==> flow/design.v <==
module debounce (
  clk,
  reset_n,
  data_in,
  data_out
);
  parameter WIDTH = 32;            
  parameter POLARITY = "HIGH";     
  parameter TIMEOUT = 50000;       
  parameter TIMEOUT_WIDTH = 16;    
  input wire clk;
  input wire reset_n;
  input wire [WIDTH-1:0] data_in;
  output wire [WIDTH-1:0] data_out;
  reg [TIMEOUT_WIDTH-1:0] counter [0:WIDTH-1];
  wire counter_reset [0:WIDTH-1];
  wire counter_enable [0:WIDTH-1];
  genvar i;
  generate for (i = 0; i < WIDTH; i = i+1)
  begin:  debounce_counter_loop
    always @ (posedge clk or negedge reset_n)
    begin
      if (reset_n == 0)
      begin
        counter[i] <= 0;
      end
      else
      begin
        if (counter_reset[i] == 1)   
        begin
          counter[i] <= 0;
        end
        else if (counter_enable[i] == 1)
        begin
          counter[i] <= counter[i] + 1'b1;
        end
      end
    end
    if (POLARITY == "HIGH")
    begin
      assign counter_reset[i] = (data_in[i] == 0);
      assign counter_enable[i] = (data_in[i] == 1) & (counter[i] < TIMEOUT);
      assign data_out[i] = (counter[i] == TIMEOUT) ? 1'b1 : 1'b0;
    end
    else
    begin
      assign counter_reset[i] = (data_in[i] == 1);
      assign counter_enable[i] = (data_in[i] == 0) & (counter[i] < TIMEOUT);
      assign data_out[i] = (counter[i] == TIMEOUT) ? 1'b0 : 1'b1;    
    end
  end  
  endgenerate
endmodule
* Step by step through the tools: debounce
The steps from the RTL of debounce to its reports follow in flow order. Lines are those of the file above, counted from 1. Library cell names are shortened. The mark - stands for no value.
Inputs: top module debounce, clock input clk, cell library sky130hd, timing corner tt_025C_1v80

* Word-level counts
Source: Yosys, flattened and elaborated. Widths are those after wreduce. Registers that Yosys merges into a memory's read port (data or address) are not register bits. Print and check cells do not count. Equal cells are merged and count once.
Operators by class: $add $sub $neg 32, $mul 0, div/mod/pow operators 0, $lt $le $gt $ge 32, eq/ne operators 64, shift operators 0, multiplexer cells 96, bitwise operators 32, reduce/logical cells 0
Operators by type and width (count):
- two-way mux 16 bit | 64
- adder 16 x 1 -> 16 bit (second input constant) | 32
- < comparator 16 bit (second input constant) | 32
- == test 16 bit (second input constant) | 32
- != test 2 x 1 -> 1 bit (second input constant) | 32
- AND 1 bit | 32
- two-way mux 1 bit | 32
Bit counts: bits in registers 512, bits in latches 0, RAM bits 0, memory bits (read-only) 0, word width x clocked read ports 0, memories 0, input bits 34, word-level cells 288

* Longest topological paths
Yosys ltp: most cells in a row. Word level: on the elaborated netlist, between registers, memories and ports. Mapped: between sequential cells and ports; inverters and the memories' decode and read muxes count.
Logic depth: depth after elaboration 4, ABC_AREA 0, mapped depth 7, gate-level depth less buffers 6

* Netlist
Source: synth_stat.txt of the flow (Yosys; design flattened, memories mapped). It holds for the ABC_AREA given above (unset counts as 0); a run with the other value may have another netlist. Totals and module areas in this step are rounded.
Cells by type:
- dfrtp_1 | count 512, area in all 1.28E+04 um^2
- and2_1 | count 337, area in all 2.11E+03 um^2
- xor2_1 | count 207, area in all 1.81E+03 um^2
- xnor2_1 | count 132, area in all 1.16E+03 um^2
- nand3_1 | count 211, area in all 1.06E+03 um^2
- nand2_1 | count 270, area in all 1.01E+03 um^2
- ha_1 | count 64, area in all 800.768 um^2
- nor3_1 | count 150, area in all 750.72 um^2
- nand4_1 | count 96, area in all 600.576 um^2
- nor4_1 | count 91, area in all 569.296 um^2
- a21boi_0 | count 75, area in all 563.04 um^2
- mux2i_1 | count 55, area in all 550.528 um^2
- inv_1 | count 127, area in all 476.707 um^2
- o21ai_0 | count 85, area in all 425.408 um^2
- a21oi_1 | count 77, area in all 385.37 um^2
- and3_1 | count 60, area in all 375.36 um^2
- and4_1 | count 40, area in all 350.336 um^2
- nand2b_1 | count 51, area in all 319.056 um^2
Not listed: further types 40, cells in them 457.
Synthesis totals: cell count 3097, chip area (Yosys) 0.02898 mm^2, sequential area 0.01281 mm^2, flip-flops 512, buffer cells 80

* Path before layout
Path of least setup slack by OpenSTA after synthesis, without wires, with an ideal clock, recovery checks aside; 20% of the period is set as input and as output delay. Where synthesis merged equal registers, the netlist keeps one of their names.
Timing path after synthesis: path kind register to output, start point register counter[29][12], end point output data_out[29], period 5000 ps, launch time at the first pin 0 ps, arrival time 1792 ps, required time 4000 ps, setup slack 2208 ps, path delay 1792 ps, driving pins on the path 4, path buffers 0, synthesis period reached 2792 ps
"path delay" is the arrival time less input delay plus setup time. A path that ends at an output port has no setup time. "driving pins on the path": output pins that drive a net of the path, with the launching flip-flop's if there is one; two outputs of one cell count as two. "synthesis period reached" is the clock period less the worst setup slack; recovery checks do not enter. This is arithmetic on one report: input and output delays are still those of the set period (20% each). Between the ends stands the longest chain of elaborated cells between them, by number of cells; it is not shown to be the way that was timed. Of several equally long chains one is given. Each line given opens the expression or statement behind the cell; cells for indexed reads and writes are added by Yosys, which also makes memories of some case tables. At most two assigning lines are given for a register; there are more.
Between the ends, after synthesis: path through dfrtp_1 > or4_1 > or4b_2 > nor3_1, cells in the longest elaborated chain 2, elaborated cells between the ends (all ways) 2, source lines of those cells 1, those cells by class eq/ne: 1; mux: 1
RTL lines, path after synthesis:
- from (decl) | RTL line 15 | reg [TIMEOUT_WIDTH-1:0] counter [0:WIDTH-1];
- from (assign) | RTL line 25 | counter[i] <= 0;
- from (assign) | RTL line 35 | counter[i] <= counter[i] + 1'b1;
- == test 16 bit | RTL line 43 | assign data_out[i] = (counter[i] == TIMEOUT) ? 1'b1 : 1'b0;
- two-way mux 1 bit | RTL line 43
- to (decl) | RTL line 14 | output wire [WIDTH-1:0] data_out;

* Path in the finished layout
Path of least setup slack in the final report of stored run 2 (OpenROAD, finished layout, wires in). Where an end is a register, its clock arrival counts in the times. The path's times are printed in steps of 10 ps; the period is the one set.
Timing path after layout: path kind register to output, start point register counter[4][13], end point output data_out[4], period 3220 ps, launch time at the first pin 590 ps, arrival time 2480 ps, required time 2580 ps, setup slack 90 ps, driving pins on the path 5, path buffers 1
Between the ends stands the longest chain of elaborated cells between them, by number of cells; it is not shown to be the way that was timed. Of several equally long chains one is given. At most two assigning lines are given for a register; there are more.
Between the ends, after layout: path through dfrtp_1 > or4_1 > or4_1 > nor4_2 > dlygate4sd2_1, cells in the longest elaborated chain 2, elaborated cells between the ends (all ways) 2, source lines of those cells 1, those cells by class eq/ne: 1; mux: 1
RTL lines, path after layout:
- from (decl) | RTL line 15 | reg [TIMEOUT_WIDTH-1:0] counter [0:WIDTH-1];
- from (assign) | RTL line 25 | counter[i] <= 0;
- from (assign) | RTL line 35 | counter[i] <= counter[i] + 1'b1;
- == test 16 bit | RTL line 43 | assign data_out[i] = (counter[i] == TIMEOUT) ? 1'b1 : 1'b0;
- two-way mux 1 bit | RTL line 43
- to (decl) | RTL line 14 | output wire [WIDTH-1:0] data_out;

--- measured runs ---
debounce through Yosys and OpenROAD on sky130hd: 5 stored runs, unordered, with their settings and measured results. The constraints put input and output delay at 20% of the set period each and load the outputs with 0.01 pF.
"achieved clock period" means the clock period less the worst setup slack. The figure is calculated, with input and output delays left at 20% of the set period.
"worst setup path time" means the part of the period allowed to the worst setup path (the constraints hold back 20% at inputs and 20% at outputs) less its slack; where the path has registers, the arrival times of their clocks count too.
"power": no workload was simulated; the value follows from the tool's default switching activity.
"worst setup path time" is known to 10 ps.
Values from the reports are rounded here.
[stored run 1] settings: ABC_AREA=1, CELL_PAD_IN_SITES_DETAIL_PLACEMENT=2, CORE_ASPECT_RATIO=0.92, CORE_MARGIN=2, CORE_UTILIZATION=59, CTS_CLUSTER_DIAMETER=192, CTS_CLUSTER_SIZE=49, GPL_ROUTABILITY_DRIVEN=0, SETUP_SLACK_MARGIN=0.26, SLEW_MARGIN=10, TNS_END_PERCENT=75, period_ns=2.63, CAP_MARGIN=20
[stored run 1] result: did not finish, placement stopped with DPL-0033
[stored run 2] settings: CAP_MARGIN=40, CORE_UTILIZATION=50, CTS_CLUSTER_DIAMETER=47, CTS_CLUSTER_SIZE=83, GPL_TIMING_DRIVEN=0, HOLD_SLACK_MARGIN=0.15, MIN_ROUTING_LAYER=met1, PLACE_DENSITY_LB_ADDON=0.04, period_ns=3.22, CORE_MARGIN=2, SLEW_MARGIN=20
[stored run 2] result: chip area after synthesis (Yosys) 0.02898 mm^2, die area 0.0599 mm^2, standard-cell area of the final layout 0.0335 mm^2, utilization 58.3%, worst setup slack after layout 94 ps, total negative slack 0 ps, power 0.01581 W, achieved clock period 3126 ps, worst setup path time 2480 ps, worst setup path kind register to output
[stored run 3] settings: ABC_AREA=0, CELL_PAD_IN_SITES_DETAIL_PLACEMENT=2, CORE_ASPECT_RATIO=0.92, CORE_MARGIN=2, CORE_UTILIZATION=59, CTS_CLUSTER_DIAMETER=192, CTS_CLUSTER_SIZE=49, GPL_ROUTABILITY_DRIVEN=0, SETUP_SLACK_MARGIN=0.26, SLEW_MARGIN=10, TNS_END_PERCENT=65, period_ns=2.63, CAP_MARGIN=20
[stored run 3] result: did not finish, placement stopped with DPL-0033
[stored run 4] settings: CAP_MARGIN=5, CORE_UTILIZATION=18, CTS_CLUSTER_DIAMETER=47, CTS_CLUSTER_SIZE=83, GPL_TIMING_DRIVEN=0, MIN_ROUTING_LAYER=met1, PLACE_DENSITY_LB_ADDON=0.1, TNS_END_PERCENT=55, period_ns=3.22, CORE_MARGIN=2, SLEW_MARGIN=20
[stored run 4] result: chip area after synthesis (Yosys) 0.02898 mm^2, die area 0.1642 mm^2, standard-cell area of the final layout 0.03751 mm^2, utilization 23.4%, worst setup slack after layout 17 ps, total negative slack 0 ps, power 0.02126 W, achieved clock period 3203 ps, worst setup path time 2560 ps, worst setup path kind register to output
[stored run 5] settings: CORE_UTILIZATION=50, SETUP_SLACK_MARGIN=0.09, period_ns=3.99, CAP_MARGIN=20, CORE_MARGIN=2, SLEW_MARGIN=20
[stored run 5] result: chip area after synthesis (Yosys) 0.02898 mm^2, die area 0.0599 mm^2, standard-cell area of the final layout 0.03254 mm^2, utilization 56.6%, worst setup slack after layout 271 ps, total negative slack 0 ps, power 0.01179 W, achieved clock period 3719 ps, worst setup path time 2920 ps, worst setup path kind register to output
--- end ---
